==> flow/design.v <==
module cpu_design (reset, clock, write_read, M_address, M_data_in, M_data_out,overflow,status);
input reset,clock;
input[7:0] M_data_in;
output reg write_read,overflow;
output reg [7:0] M_data_out;
output reg[11:0] M_address;
reg[15:0] IR;
reg[7:0] MDR;
reg[11:0] MAR,PC;
reg [7:0]R0;
reg [7:0]R1;
reg [7:0]R2;
reg [7:0]R3;
reg [7:0]A;
reg [8:0]F;
output reg[2:0] status;
parameter idle=4'b0000, load=4'b0001, move=4'b0010, add=4'b0011, sub=4'b0100, AND=4'b0101;
parameter OR=4'b0110, XOR=4'b0111, shrp=4'b1000, shlp=4'b1001, swap=4'b1010, jmp=4'b1011;
parameter jz=4'b1100, read=4'b1101, write=4'b1110, stop=4'b1111; 
always@(*)  
begin
	if((reset==1)&&(status==3)&&(IR[15:12]==write)) 
		write_read=1'b1; 
	else
		write_read=1'b0; 
	M_address=MAR;
	M_data_out=MDR;
	overflow=F[8]^F[7];
 end
always @(negedge clock or negedge reset) 
begin
	if(reset==1'b0)
	begin
		MAR<=12'b000000000000;
		status<=3'b000; 
	end
	else  
		case (status)
			3'b000: begin
						status<=3'b001;
						MAR<=PC;
						case(IR[9:8])
							2'b00: A<=R0;
							2'b01: A<=R1;
							2'b10: A<=R2;
							2'b11: A<=R3;
						endcase
					end
			3'b001: begin
						if(IR[15:12]==stop)status<=1;
						else if (IR[15:12]==swap|| (IR[15:12]==jmp)|| IR[15:12]==jz || IR[15:12]==read || IR[15:12]==write) 
							status<=3'b010;
						else
							status<=3'b000;
					end
			3'b010:begin 
						if(IR[15:12]==swap)
							status <= 3'b000;
						else if ((IR[15:12]==jmp)||(IR[15:12]==read)||(IR[15:12]==write))
						begin
							MAR <= IR[11:0];
							status <= 3'b011;
						end
						else if((IR[15:12]==jz)&& (R0[7:0] == 8'b0000_0000)) 
						begin
							MAR <= IR[11:0];
							status <= 3'b011;
						end
						else
						begin
							MAR <= PC;
							status <= 3'b011;
						end
					end
			3'b011:begin
						if((IR[15:12]==write) || (IR[15:12]==read))
						begin
							MAR<=PC;
							status<=3'b100;
						end
						else
							status<=3'b000;
					 end
			3'b100:begin
						status<=3'b000;
					 end
			default:status<=3'b000;
		endcase
end
always@(posedge clock or negedge reset) 
begin
	if(reset==1'b0) 
	begin
		IR<=16'h0000;
		PC<=12'b000000000000;
		MDR<=8'b00000000;
		R0<=8'b00000000;
		R1<=8'b00000000;
		R2<=8'b00000000;
		F=9'b000000000;
		R3<=8'b00000000; 
	end
	else
	begin
		case (status)
			3'b000: begin
						IR[15:8]<=M_data_in;
						IR[7:0]<=8'b00000000; 
						PC<=PC+12'b000000000001; 
					end  
			3'b001: begin  
						case(IR[15:12]) 
							load: R0<={4'b0000,IR[11:8]}; 
							swap:begin
									case(IR[11:10])
										2'b00:begin
													case(IR[9:8])
														2'b00:R0<=R0;
														2'b01:R1<=R0;
														2'b10:R2<=R0;
														2'b11:R3<=R0;
													endcase
												end
										2'b01:begin
													case(IR[9:8])
														2'b00:R0<=R1;
														2'b01:R1<=R1;
														2'b10:R2<=R1;
														2'b11:R3<=R1;
													endcase
												end
										2'b10:begin
													case(IR[9:8])
														2'b00:R0<=R2;
														2'b01:R1<=R2;
														2'b10:R2<=R2;
														2'b11:R3<=R2;
													endcase
												end
										2'b11:begin
													case(IR[9:8])
														2'b00:R0<=R3;
														2'b01:R1<=R3;
														2'b10:R2<=R3;
														2'b11:R3<=R3;
													endcase
												end
									endcase
								  end
							shlp:begin 
									case(IR[11:10]) 
										2'b00:R0<=R0<<1;
										2'b01:R1<=R1<<1;
										2'b10:R2<=R2<<1;
										2'b11:R3<=R3<<1;
									endcase
								  end
							shrp:begin
									case(IR[11:10]) 
										2'b00:R0<=R0>>1;
										2'b01:R1<=R1>>1;
										2'b10:R2<=R2>>1;
										2'b11:R3<=R3>>1;
									endcase
								  end
							add:begin
									case(IR[11:10])
										2'b00:begin
													F=A+R0;
													R0<=F[7:0];
												end
										2'b01:begin
													F=A+R1;
													R1<=F[7:0];
												end
										2'b10:begin
													F=A+R2;
													R2<=F[7:0];
												end
										2'b11:begin
													F=A+R3;
													R3<=F[7:0];
												end
									endcase
								 end
							sub:begin
									case(IR[11:10])
										2'b00:begin
													F=R0-A;
													R0<=F[7:0];
												end
										2'b01:begin
													F=R1-A;
													R1<=F[7:0];
												end
										2'b10:begin
													F=R2-A;
													R2<=F[7:0];
												end
										2'b11:begin
													F=R3-A;
													R3<=F[7:0];
												end
									endcase
								 end
							move:begin
										case(IR[11:10])
											2'b00:R0<=A;
											2'b01:R1<=A;
											2'b10:R2<=A;
											2'b11:R3<=A;
										endcase
								  end
							AND:begin
									case(IR[11:10])
										2'b00:R0=R0 & A;
										2'b01:R1=R1 & A;
										2'b10:R2=R2 & A;
										2'b11:R3=R3 & A;
									endcase
								 end
							OR:begin
									case(IR[11:10])
										2'b00:R0=R0 | A;
										2'b01:R1=R1 | A;
										2'b10:R2=R2 | A;
										2'b11:R3=R3 | A;
									endcase
								end
							XOR:begin
									case(IR[11:10])
										2'b00:R0=R0 ^ A;
										2'b01:R1=R1 ^ A;
										2'b10:R2=R2 ^ A;
										2'b11:R3=R3 ^ A;
									endcase
								 end
							default:;
						endcase
					end 
			3'b010:begin
						case(IR[15:12])
							swap:begin
									case(IR[11:10])
										2'b00:R0<=A;
										2'b01:R1<=A;
										2'b10:R2<=A;
										2'b11:R3<=A;
									endcase
								  end
							read:begin
									IR[7:0]<=M_data_in;
									PC<=PC+12'b000000000001;
								  end
							write:begin
										IR[7:0]<=M_data_in;
										PC<=PC+12'b000000000001;
										MDR<=R0;
									end
							jmp:begin
									IR[7:0]<=M_data_in;
									PC<=PC+12'b000000000001;
								 end
							jz:begin
									IR[7:0]<=M_data_in;
									PC<=PC+12'b000000000001;
								end
						endcase
					 end
			3'b011:begin
						case(IR[15:12])
							jmp:begin
										PC<=IR[11:0];
									end
							jz:begin
									if(R0==8'b00000000)
										PC<=IR[11:0];
								end
							read:begin
									R0<=M_data_in;
								end
							default:;
						endcase
					 end
			3'b100:begin
					 end
			default:; 
		endcase
	end
end 
endmodule
== Reports on cpu_design ==
Tool output for the design above, in the order of the flow.
Line numbers count from 1 in the design file above.
Cell names lack the library's common part.
The mark n/a stands for no value.

* Top: cpu_design
* Clock input: clock
* Cell library: sky130hd
* Corner: tt_025C_1v80

== After elaboration ==
Yosys after proc, flatten, opt, wreduce and memory -nomap, before mapping. Memory bits, and registers merged into a memory's read port (data or address), are not among the register bits. Print and check cells are not counted. Equal cells are merged and count once.

* Add/subtract/negate cells: 9
* Eq/ne operators: 77
* Multiplexer cells: 82
* Bitwise gates (word level): 13
* Reduce/logical cells: 34

{| class="wikitable"
|+ Operators by type and width
! operator !! number
|-
| 8-bit 2-to-1 mux || 50
|-
| 8-bit case mux with 9-bit select || 3
|-
| 8-bit case mux with 3-bit select || 5
|-
| 3-bit != test (second input constant) || 30
|-
| 8-bit case mux with 10-bit select || 1
|-
| 12-bit case mux with 3-bit select || 2
|-
| 9-bit case mux with 4-bit select || 2
|-
| 12-bit 2-to-1 mux || 6
|-
| 8-bit case mux with 2-bit select || 4
|-
| 4-bit by 3-bit != test with 1-bit output (second input constant) || 12
|-
| 14-bit AND reduction || 3
|-
| 8-bit by 8-bit adder with 9-bit output || 4
|-
| 8-bit by 8-bit subtractor with 9-bit output || 4
|-
| 4-bit == test (second input constant) || 8
|-
| 8-bit AND || 4
|-
| 8-bit bitwise OR || 4
|-
| 8-bit bitwise XOR || 4
|-
| 8-bit case mux with 4-bit select || 1
|-
| 12-bit case mux with 2-bit select || 1
|-
| 5-bit != test (second input constant) || 4
|-
| 9-bit case mux with 2-bit select || 1
|-
| 4-bit by 3-bit == test with 1-bit output (second input constant) || 4
|-
| 15-bit AND reduction || 1
|-
| 12-bit by 1-bit adder with 12-bit output (second input constant) || 1
|-
| 3-bit OR reduction || 4
|-
| 3-bit case mux with 4-bit select || 1
|-
| 11-bit != test (second input constant) || 1
|-
| 10-bit != test (second input constant) || 1
|}

Not listed: further kinds 22, cells in them 49.

* Register bits after elaboration: 100
* Input port bits: 10
* Output and inout port bits: 25
* Elaborated cells: 227

== Depth ==
Longest topological path by Yosys (ltp), each cell counted once; first at word level (registers and memories cut), then after technology mapping (sequential cells cut; the memories' decode and read muxes count).

* Depth after elaboration: 8
* ABC_AREA: 0
* Depth in mapped cells: 11
* Gate-level depth less buffers: 11

== Synthesis result ==
The flow's flattened synthesis, as Yosys stat reports it; memories are mapped. The netlist is that of the ABC_AREA named above (0 if unset); the other value can give another one.

{| class="wikitable"
|+ Cell types
! cell !! number !! total area (µm²)
|-
| dfrtp_1 || 70 || 1,751.68
|-
| ha_1 || 107 || 1.34E+03
|-
| a21oi_1 || 140 || 700.672
|-
| mux2i_1 || 62 || 620.595
|-
| nand2_1 || 135 || 506.736
|-
| o21ai_0 || 90 || 450.432
|-
| dfrtn_1 || 15 || 375.36
|-
| nor2_1 || 99 || 371.606
|-
| inv_1 || 73 || 274.013
|-
| edfxtp_1 || 8 || 240.23
|-
| o22ai_1 || 35 || 218.96
|-
| clkbuf_1 || 58 || 217.709
|-
| mux4_2 || 8 || 180.173
|-
| buf_2 || 35 || 175.168
|-
| fa_1 || 8 || 160.154
|-
| nand3_1 || 32 || 160.154
|-
| mux2_2 || 14 || 157.651
|-
| nor3_1 || 28 || 140.134
|}

Not listed: further types 75, cells in them 358.

* Cell count: 1,375
* Mapped area: 10,887.9 µm²
* Sequential area: 2,367.3 µm²
* Flip-flops: 93
* Buffers: 110

Ticket comment

Settings and measured results of 4 stored flow runs for module cpu_design (sky130hd), not sorted in any way. The constraints put input and output delay at 20% of the set period each and load the outputs with 0.01 pF.

=== Run 1 ===
{| class="wikitable"
! Setting !! Value
|-
| CORE_UTILIZATION || 40
|-
| SETUP_SLACK_MARGIN || 1.79
|-
| period_ns || 7.69
|-
| CAP_MARGIN || 20
|-
| CORE_MARGIN || 2
|-
| SLEW_MARGIN || 20
|-
! Result !! Value
|-
| Cell area after synthesis || 10,887.9 µm²
|-
| Die size || 28,555.9 µm²
|-
| Area of the standard cells in the finished layout || 13,944.6 µm²
|-
| Lowest setup slack || 1.003 ns
|-
| Post-route setup TNS || 0.000 ns
|-
| Smallest hold slack || 0.421 ns
|}

=== Run 2 ===
{| class="wikitable"
! Setting !! Value
|-
| CORE_UTILIZATION || 40
|-
| period_ns || 7.69
|-
| CAP_MARGIN || 20
|-
| CORE_MARGIN || 2
|-
| SLEW_MARGIN || 20
|-
! Result !! Value
|-
| Cell area after synthesis || 10,887.9 µm²
|-
| Die size || 28,555.9 µm²
|-
| Area of the standard cells in the finished layout || 11,890.2 µm²
|-
| Lowest setup slack || 0.187 ns
|-
| Post-route setup TNS || 0.000 ns
|-
| Smallest hold slack || 0.425 ns
|}

=== Run 3 ===
{| class="wikitable"
! Setting !! Value
|-
| CAP_MARGIN || 25
|-
| CELL_PAD_IN_SITES_DETAIL_PLACEMENT || 0
|-
| CELL_PAD_IN_SITES_GLOBAL_PLACEMENT || 3
|-
| CORE_ASPECT_RATIO || 0.84
|-
| CORE_MARGIN || 3
|-
| CORE_UTILIZATION || 40
|-
| CTS_CLUSTER_SIZE || 56
|-
| GPL_ROUTABILITY_DRIVEN || 0
|-
| GPL_TIMING_DRIVEN || 1
|-
| HOLD_SLACK_MARGIN || -0.04
|-
| PLACE_DENSITY_LB_ADDON || 0.01
|-
| SLEW_MARGIN || 10
|-
| TNS_END_PERCENT || 40
|-
| period_ns || 6.4
|-
! Result !! Value
|-
| Cell area after synthesis || 10,887.9 µm²
|-
| Die size || 29,242.6 µm²
|-
| Area of the standard cells in the finished layout || 12,110.4 µm²
|-
| Lowest setup slack || 0.121 ns
|-
| Post-route setup TNS || 0.000 ns
|-
| Smallest hold slack || 0.423 ns
|}

=== Run 4 ===
{| class="wikitable"
! Setting !! Value
|-
| CELL_PAD_IN_SITES_GLOBAL_PLACEMENT || 0
|-
| CORE_MARGIN || 9
|-
| CORE_UTILIZATION || 21
|-
| CTS_CLUSTER_DIAMETER || 155
|-
| GPL_ROUTABILITY_DRIVEN || 1
|-
| GPL_TIMING_DRIVEN || 1
|-
| MAX_ROUTING_LAYER || met4
|-
| PLACE_DENSITY_LB_ADDON || 0.17
|-
| period_ns || 8.06
|-
| CAP_MARGIN || 20
|-
| SLEW_MARGIN || 20
|-
! Result !! Value
|-
| Cell area after synthesis || 10,887.9 µm²
|-
| Die size || 60,368.5 µm²
|-
| Area of the standard cells in the finished layout || 12,346.8 µm²
|-
| Lowest setup slack || 0.310 ns
|-
| Post-route setup TNS || 0.000 ns
|-
| Smallest hold slack || 0.425 ns
|}
